==> flow/design.v <==
		`timescale 1ns / 1ps
module lab4_2( 
              input wire      mode,
              input wire[2:0] opCode,
              input wire[3:0] value,
              input clk,
              input reset,
              output reg[9:0] result,
              output reg cacheFull,
              output reg invalidOp,
              output reg overflow);
	reg [2:0] opcode_array[0:31];
	reg [3:0] value_array[0:31];
	integer i;
	reg [10:0] counter;
	reg [10:0] counter2;
	reg [20:0] p0;
	reg [20:0] p1;
	reg [10:0] temp_for_p0_p1_change;	
	reg temp_for_bit_change;
	reg [6:0] PC;
	reg [6:0] begin_PC;
	reg flag;
    always @(posedge clk or posedge reset) begin 
		if(reset) begin
			for(i=0;i<32;i=i+1)begin
				opcode_array[i] = 0;
				value_array[i] = 0;
			end
		   invalidOp = 0;  
			cacheFull = 0;
			overflow = 0;
		   counter = 0;	  
		   counter2= 0;	  
		   p0 = 0;	  
		   p1 = 0;  
		   PC = 0;
		   flag = 0;
		   begin_PC = 0;
		   result = 0;
		end else begin
			if(mode == 1) begin 
				temp_for_p0_p1_change = p0;
			   if(opcode_array[PC] == 0) begin		  
					p0 = p0 + value_array[PC]; 			  
			   end
			   if(opcode_array[PC] == 1) begin
					p0 = p0 + p1 + value_array[PC];				  
			   end
			   if(opcode_array[PC] == 2) begin
					p0 = p0 * p1 + value_array[PC];					
			   end
			   if(opcode_array[PC] == 4) begin 
					counter2 = 0;
					for(i=0;i<10;i=i+1) begin			
						if(p0[i] == 1) counter2 = counter2 + 1; 						
					end			
					p0 = counter2;	  
			   end
			   if(opcode_array[PC] == 5) begin
					for(i=0;i<5;i=i+1) begin
						temp_for_bit_change = p0[i];			
						p0[i] = p0[9-i];			
						p0[9-i] = temp_for_bit_change;
					end
			   end
			   if(opcode_array[PC] == 6) begin					
					begin_PC = value_array[PC];
			   end
			   flag = 0;
			   for(i=10;i<21;i=i+1)begin				  
					if (p0[i] == 1) flag = 1;
					p0[i] = 0;
			   end
				if(flag == 0) begin		
					overflow = 0;	
				end	
				else begin	
					overflow = 1;	
				end
				PC = PC + 1;
				if(PC >= counter) begin  
					PC = begin_PC;			  
				end
				p1 = temp_for_p0_p1_change; 
				result = p0;
			end else begin 
				if(opCode == 3 || opCode == 7)begin	
					invalidOp = 1;	
				end else begin			
					invalidOp = 0;	
					if(counter > 31) begin		
						cacheFull = 1;		
					end else begin	
						opcode_array[counter] = opCode;	
						value_array[counter] = value;	
						counter = counter + 1;
					end
				end
			end
		end 		
    end
endmodule
Hand-over note for lab4_2

======== Tool chain data of lab4_2 ========
Tool output for the design above before and after an edit, in the order of the flow.
"original" refers to lines of the RTL above, "edited" to lines of the edited file.
"change" is "edited" less "original", of the values as shown.
Library cell names are shortened.
A cell with n/a has no value.
design
  top ..................................... lab4_2
  clock port .............................. clk
  cell library ............................ sky130hd
  corner .................................. tt_025C_1v80

======== The edit ========
Unified diff, file above to edited file.
The edit is scripted: it alters the design's behaviour and was not made to optimise anything.
begin of diff
@@ -70,5 +70,5 @@
 			   flag = 0;
 			   for(i=10;i<21;i=i+1)begin				  
-					if (p0[i] == 1) flag = 1;
+					flag = 1;
 					p0[i] = 0;
 			   end
end of diff

======== Word level ========
Source: Yosys, flattened and elaborated. Widths are those after wreduce. Registers that Yosys merges into a memory's read port (data or address) are not register bits. Print and check cells do not count. Equal cells are merged and count once.
word-level totals
  element                  original  edited  change
  bits in registers        272       272     0
  output and inout bits    13        13      0
  cells after elaboration  399       385     -14
operators by class
  element                           original  edited  change
  add/subtract/negate cells         15        15      0
  $mul                              1         1       0
  order comparisons                 2         2       0
  equal/unequal tests               69        69      0
  mux-type cells                    135       121     -14
  bitwise operators                 35        35      0
  reductions and logical operators  70        70      0
operator list
  kind                                                                    original  edited  change
  10-bit 2-to-1 mux                                                       0         30      +30
  11-bit 2-to-1 mux                                                       28        1       -27
  1-bit 2-to-1 mux                                                        25        12      -13
  11-bit by 1-bit adder with 11-bit output (second input constant)        10        1       -9
  10-bit by 1-bit adder with 10-bit output (second input constant)        0         9       +9
  21-bit 2-to-1 mux                                                       7         3       -4
  21-bit by 4-bit adder with 21-bit output                                2         1       -1
  21-bit by 10-bit multiplier with 21-bit output                          1         0       -1
  10-bit by 4-bit adder with 10-bit output                                0         1       +1
  21-bit by 10-bit multiplier with 10-bit output                          0         1       +1
  4-bit 2-to-1 mux                                                        38        38      0
  1-bit inverter                                                          35        35      0
  3-bit 2-to-1 mux                                                        33        33      0
  5-bit equality test (second input constant)                             32        32      0
  4-bit AND reduction                                                     32        32      0
  31-bit OR reduction                                                     32        32      0
  5-bit by 4-bit equality test with 1-bit output (second input constant)  16        16      0
  5-bit by 3-bit equality test with 1-bit output (second input constant)  8         8       0
  3-bit equality test (second input constant)                             4         4       0
  5-bit by 2-bit equality test with 1-bit output (second input constant)  4         4       0
  3-bit by 2-bit equality test with 1-bit output (second input constant)  2         2       0
  5-bit by 1-bit equality test with 1-bit output (second input constant)  2         2       0
  5-bit logical NOT                                                       2         2       0
  7-bit 2-to-1 mux                                                        2         2       0
  3-bit AND reduction                                                     2         2       0
  10-bit by 4-bit adder with 11-bit output                                1         1       0
  21-bit by 10-bit adder with 21-bit output                               1         1       0
  7-bit by 1-bit adder with 7-bit output (second input constant)          1         1       0
The list need not be complete.

======== Logic depth ========
Depth = most cells in a row (Yosys ltp): at word level without a register or memory, in the mapped netlist without a sequential cell, where the memories' decode and read muxes count.
depth
  element                        original  edited  change
  word-level depth               69        56      -13
  ABC_AREA                       0         0       n/a
  gate-level depth with buffers  63        56      -7
  mapped depth without buffers   58        52      -6

======== Netlist ========
Source: synth_stat.txt of the flow (Yosys; design flattened, memories mapped). It holds for the ABC_AREA given above (unset counts as 0); a run with the other value may have another netlist.
cell types
  type      original  edited  change
  inv_1     146       57      -89
  nand2_1   172       94      -78
  fa_1      87        31      -56
  and2_1    59        22      -37
  ha_1      113       78      -35
  and3_1    11        27      +16
  o21bai_1  18        5       -13
  clkbuf_1  82        71      -11
  a21oi_1   83        73      -10
  nor3_1    13        21      +8
  a32oi_1   6         14      +8
  xnor2_1   42        36      -6
  a22oi_1   32        26      -6
  a211oi_1  4         10      +6
  nor2_1    73        68      -5
  mux2i_1   29        34      +5
  o22ai_1   13        8       -5
  o21a_1    8         3       -5
The list need not be complete.
synthesis totals
  element                    original   edited     change
  mapped cells               1902       1593       -309
  chip area (Yosys) (sq mm)  0.0196864  0.0171239  -0.0025625
  sequential area (sq mm)    0.0068065  0.0068065  0.0000000
  mapped flip-flops          272        272        0
  buffer cells               111        100        -11

======== Worst setup path after synthesis ========
Path of least setup slack by OpenSTA after synthesis, without wires, with an ideal clock, recovery checks aside; 20% of the period is set as input and as output delay. Where synthesis merged equal registers, the netlist keeps one of their names.
timing path after synthesis
  element                              original              edited                change
  path kind                            register -> register  register -> register  n/a
  start                                register PC[2]        register PC[3]        n/a
  end                                  register p0[4]        register result[2]    n/a
  clock period (ns)                    12.5                  12.5                  0.0
  library setup time (ns)              0.120                 0.082                 -0.038
  time at the first pin (ns)           0.000                 0.000                 0.000
  arrival (ns)                         12.900                11.239                -1.661
  data required time (ns)              12.380                12.418                +0.038
  path slack (ns)                      -0.519                1.179                 +1.698
  delay of the path (ns)               13.020                11.321                -1.699
  stages on the path                   59                    50                    -9
  path buffers                         7                     5                     -2
  period reached after synthesis (ns)  13.019                11.321                -1.698
"delay of the path" = arrival - input delay + setup time.
"stages on the path" counts driving pins, that of a launching flip-flop among them; a cell with two outputs on the path counts twice.
"period reached after synthesis" is the clock period less the worst setup slack; recovery checks do not enter. This is arithmetic on one report: input and output delays are still those of the set period (20% each).
The rows between start and end are the longest chain of elaborated cells between them; the timing report does not say that the signal goes this way. Where chains are equally long, one stands for them.
Each line given opens the expression or statement behind the cell; cells for indexed reads and writes are added by Yosys, which also makes memories of some case tables.
At most two assigning lines are given for a register; there are more.
on the way, after synthesis, original
  cells stage by stage .................... dfrtp_1 > buf_4 > buf_2 > buf_1 > clkbuf_1 > buf_1 > and3_1 > ha_1 > buf_1 > nor3_1 > o211a_1 > nand3_1 > clkbuf_1 > nor2_1 > a31oi_1 > ha_1 > fa_1 > mux2i_1 > (+23 left out) > inv_1 > o311ai_0 > a21boi_0 > ha_1 > mux2i_1 > a21o_1 > inv_1 > ha_1 > nand2_1 > o21ai_0 > ha_1 > nand2_1 > xnor3_1 > or3_1 > or4_4 > a211oi_2 > and3b_1 > a31o_1
  cells in the longest elaborated chain ... 57
ends and longest elaborated chain, after synthesis, original
  element                                   RTL line  RTL
  start, declared                           21        reg [6:0] PC;
  start, assigned                           81        PC = PC + 1;
  start, assigned                           83        PC = begin_PC;
  5-bit equality test                       44        if(opcode_array[PC] == 0) begin
  3-bit parallel mux with 32-bit select     44
  3-bit 2-to-1 mux                          42        if(mode == 1) begin
  3-bit logical NOT                         44
  4-bit 2-to-1 mux                          44
  4-bit 2-to-1 mux                          42
  10-bit by 4-bit adder with 11-bit output  45        p0 = p0 + value_array[PC];
  (+43 left out)                            n/a
  11-bit 2-to-1 mux                         53        if(opcode_array[PC] == 4) begin
  11-bit 2-to-1 mux                         42
  11-bit by 1-bit adder with 11-bit output  56        if(p0[i] == 1) counter2 = counter2 + 1;
  11-bit 2-to-1 mux                         56
  21-bit 2-to-1 mux                         53
  21-bit 2-to-1 mux                         42
  1-bit 2-to-1 mux                          60        if(opcode_array[PC] == 5) begin
  end, assigned                             58        p0 = counter2;
  end, assigned                             63        p0[i] = p0[9-i];
  end, declared                             17        reg [20:0] p0;
on the way, after synthesis, edited
  cells stage by stage .................... dfrtp_1 > buf_6 > buf_4 > buf_4 > clkbuf_1 > nand2_1 > nor2_1 > ha_1 > a22o_1 > o21bai_1 > nor4b_1 > nand4_1 > o21ai_1 > clkbuf_1 > nand2_1 > nor2_1 > mux2_2 > fa_1 > (+14 left out) > xnor3_2 > inv_1 > ha_1 > nand2_1 > nand2_1 > ha_1 > nor2_1 > a31oi_1 > ha_1 > mux2i_1 > inv_1 > ha_1 > nor2_1 > a21oi_1 > ha_1 > a21oi_1 > o31a_1 > o22ai_1
  cells in the longest elaborated chain ... 56
ends and longest elaborated chain, after synthesis, edited
  element                                   RTL line  RTL
  start, declared                           21        reg [6:0] PC;
  start, assigned                           81        PC = PC + 1;
  start, assigned                           83        PC = begin_PC;
  5-bit equality test                       44        if(opcode_array[PC] == 0) begin
  3-bit parallel mux with 32-bit select     44
  3-bit 2-to-1 mux                          42        if(mode == 1) begin
  3-bit logical NOT                         44
  4-bit 2-to-1 mux                          44
  4-bit 2-to-1 mux                          42
  10-bit by 4-bit adder with 11-bit output  45        p0 = p0 + value_array[PC];
  (+42 left out)                            n/a
  10-bit 2-to-1 mux                         56        if(p0[i] == 1) counter2 = counter2 + 1;
  10-bit 2-to-1 mux                         53        if(opcode_array[PC] == 4) begin
  10-bit 2-to-1 mux                         42
  10-bit by 1-bit adder with 10-bit output  56
  10-bit 2-to-1 mux                         56
  10-bit 2-to-1 mux                         53
  1-bit 2-to-1 mux                          60        if(opcode_array[PC] == 5) begin
  end, assigned                             40        result = 0;
  end, assigned                             86        result = p0;
  end, declared                             8         output reg[9:0] result,

======== Path in the finished layout ========
From the final timing report of each run of pair A: the path of least setup slack in the routed layout; clock arrival at registers is part of the times.
timing path post-layout
  element                     original              edited                change
  path kind                   register -> register  register -> register  n/a
  start                       register PC[1]        register PC[0]        n/a
  end                         register p0[4]        register result[2]    n/a
  clock period (ns)           12.5                  12.5                  0.0
  library setup time (ns)     0.11                  0.08                  -0.03
  time at the first pin (ns)  0.58                  0.57                  -0.01
  arrival (ns)                12.51                 12.40                 -0.11
  data required time (ns)     12.96                 12.98                 +0.02
  path slack (ns)             0.45                  0.59                  +0.14
  stages on the path          55                    47                    -8
  path buffers                1                     0                     -1
The rows between start and end are the longest chain of elaborated cells between them; the timing report does not say that the signal goes this way. Where chains are equally long, one stands for them.
At most two assigning lines are given for a register; there are more.
on the way, post-layout, original
  cells stage by stage .................... dfrtp_1 > ha_2 > and3_2 > ha_4 > a22oi_2 > o21ai_0 > a21oi_1 > nand4_1 > a221oi_2 > a31oi_2 > ha_2 > fa_2 > mux2i_2 > fa_1 > inv_1 > ha_1 > fa_1 > a21boi_4 > (+19 left out) > ha_1 > mux2i_1 > a21o_1 > inv_1 > ha_1 > nand2_1 > o21ai_0 > ha_1 > nand2_2 > o311ai_4 > ha_1 > mux2_2 > ha_2 > nand4_1 > or4_4 > a211oi_2 > and3b_1 > a31o_1
  cells in the longest elaborated chain ... 57
ends and longest elaborated chain, post-layout, original
  element                                   RTL line  RTL
  start, declared                           21        reg [6:0] PC;
  start, assigned                           81        PC = PC + 1;
  start, assigned                           83        PC = begin_PC;
  5-bit equality test                       44        if(opcode_array[PC] == 0) begin
  3-bit parallel mux with 32-bit select     44
  3-bit 2-to-1 mux                          42        if(mode == 1) begin
  3-bit logical NOT                         44
  4-bit 2-to-1 mux                          44
  4-bit 2-to-1 mux                          42
  10-bit by 4-bit adder with 11-bit output  45        p0 = p0 + value_array[PC];
  (+43 left out)                            n/a
  11-bit 2-to-1 mux                         53        if(opcode_array[PC] == 4) begin
  11-bit 2-to-1 mux                         42
  11-bit by 1-bit adder with 11-bit output  56        if(p0[i] == 1) counter2 = counter2 + 1;
  11-bit 2-to-1 mux                         56
  21-bit 2-to-1 mux                         53
  21-bit 2-to-1 mux                         42
  1-bit 2-to-1 mux                          60        if(opcode_array[PC] == 5) begin
  end, assigned                             58        p0 = counter2;
  end, assigned                             63        p0[i] = p0[9-i];
  end, declared                             17        reg [20:0] p0;
on the way, post-layout, edited
  cells stage by stage .................... dfrtp_1 > ha_1 > inv_1 > nor2_1 > ha_1 > a22oi_1 > o2111ai_1 > a2111oi_1 > a31oi_1 > ha_1 > fa_1 > mux2i_1 > fa_1 > inv_1 > ha_1 > fa_1 > xor2_1 > nand3_1 > (+11 left out) > xnor3_2 > inv_1 > ha_1 > nand2_1 > nand2_1 > ha_1 > nor2_1 > a31oi_1 > ha_1 > mux2i_1 > inv_1 > ha_1 > nor2_1 > a21oi_1 > ha_1 > a21oi_1 > o31a_1 > o22ai_1
  cells in the longest elaborated chain ... 56
ends and longest elaborated chain, post-layout, edited
  element                                   RTL line  RTL
  start, declared                           21        reg [6:0] PC;
  start, assigned                           81        PC = PC + 1;
  start, assigned                           83        PC = begin_PC;
  5-bit equality test                       44        if(opcode_array[PC] == 0) begin
  3-bit parallel mux with 32-bit select     44
  3-bit 2-to-1 mux                          42        if(mode == 1) begin
  3-bit logical NOT                         44
  4-bit 2-to-1 mux                          44
  4-bit 2-to-1 mux                          42
  10-bit by 4-bit adder with 11-bit output  45        p0 = p0 + value_array[PC];
  (+42 left out)                            n/a
  10-bit 2-to-1 mux                         56        if(p0[i] == 1) counter2 = counter2 + 1;
  10-bit 2-to-1 mux                         53        if(opcode_array[PC] == 4) begin
  10-bit 2-to-1 mux                         42
  10-bit by 1-bit adder with 10-bit output  56
  10-bit 2-to-1 mux                         56
  10-bit 2-to-1 mux                         53
  1-bit 2-to-1 mux                          60        if(opcode_array[PC] == 5) begin
  end, assigned                             40        result = 0;
  end, assigned                             86        result = p0;
  end, declared                             8         output reg[9:0] result,

======== Measured runs ========
Both versions went through the flow (Yosys, OpenROAD) with the same settings in each pair. Constraints: input delay and output delay 20% of the set period each, output load 0.01 pF.
flow settings, pair A
  CORE_UTILIZATION ........................ 40
  period_ns ............................... 12.5
  CAP_MARGIN .............................. 20
  CORE_MARGIN ............................. 2
  SLEW_MARGIN ............................. 20
measured results, pair A
  element                               original   edited     change
  cell area after synthesis (sq mm)     0.0196864  0.0171239  -0.0025625
  die size (sq mm)                      0.051006   0.0444809  -0.0065251
  std-cell area (final layout) (sq mm)  0.0222451  0.0191296  -0.0031155
  post-route utilization                0.456      0.454      -0.002
  worst setup slack after layout (ns)   0.449      0.586      +0.137
  total negative setup slack (ns)       0.000      0.000      0.000
  worst hold slack after layout (ns)    0.376      0.375      -0.001
  period achieved (ns)                  12.051     11.914     -0.137
flow settings, pair B
  CAP_MARGIN .............................. 5
  CORE_UTILIZATION ........................ 16
  CTS_CLUSTER_SIZE ........................ 38
  GPL_ROUTABILITY_DRIVEN .................. 0
  PLACE_DENSITY_LB_ADDON .................. 0.28
  period_ns ............................... 18.7
  CORE_MARGIN ............................. 2
  SLEW_MARGIN ............................. 20
measured results, pair B
  element                               original   edited     change
  cell area after synthesis (sq mm)     0.0196864  0.0171239  -0.0025625
  die size (sq mm)                      0.125862   0.109657   -0.016205
  std-cell area (final layout) (sq mm)  0.022937   0.0200392  -0.0028978
  post-route utilization                0.188      0.188      0.000
  worst setup slack after layout (ns)   4.306      5.279      +0.973
  total negative setup slack (ns)       0.000      0.000      0.000
  worst hold slack after layout (ns)    0.374      0.378      +0.004
  period achieved (ns)                  14.394     13.421     -0.973
By "period achieved" is meant the clock period of the run minus its worst setup slack. This is arithmetic on one report: input and output delays are still those of the set period (20% each).

End of note.
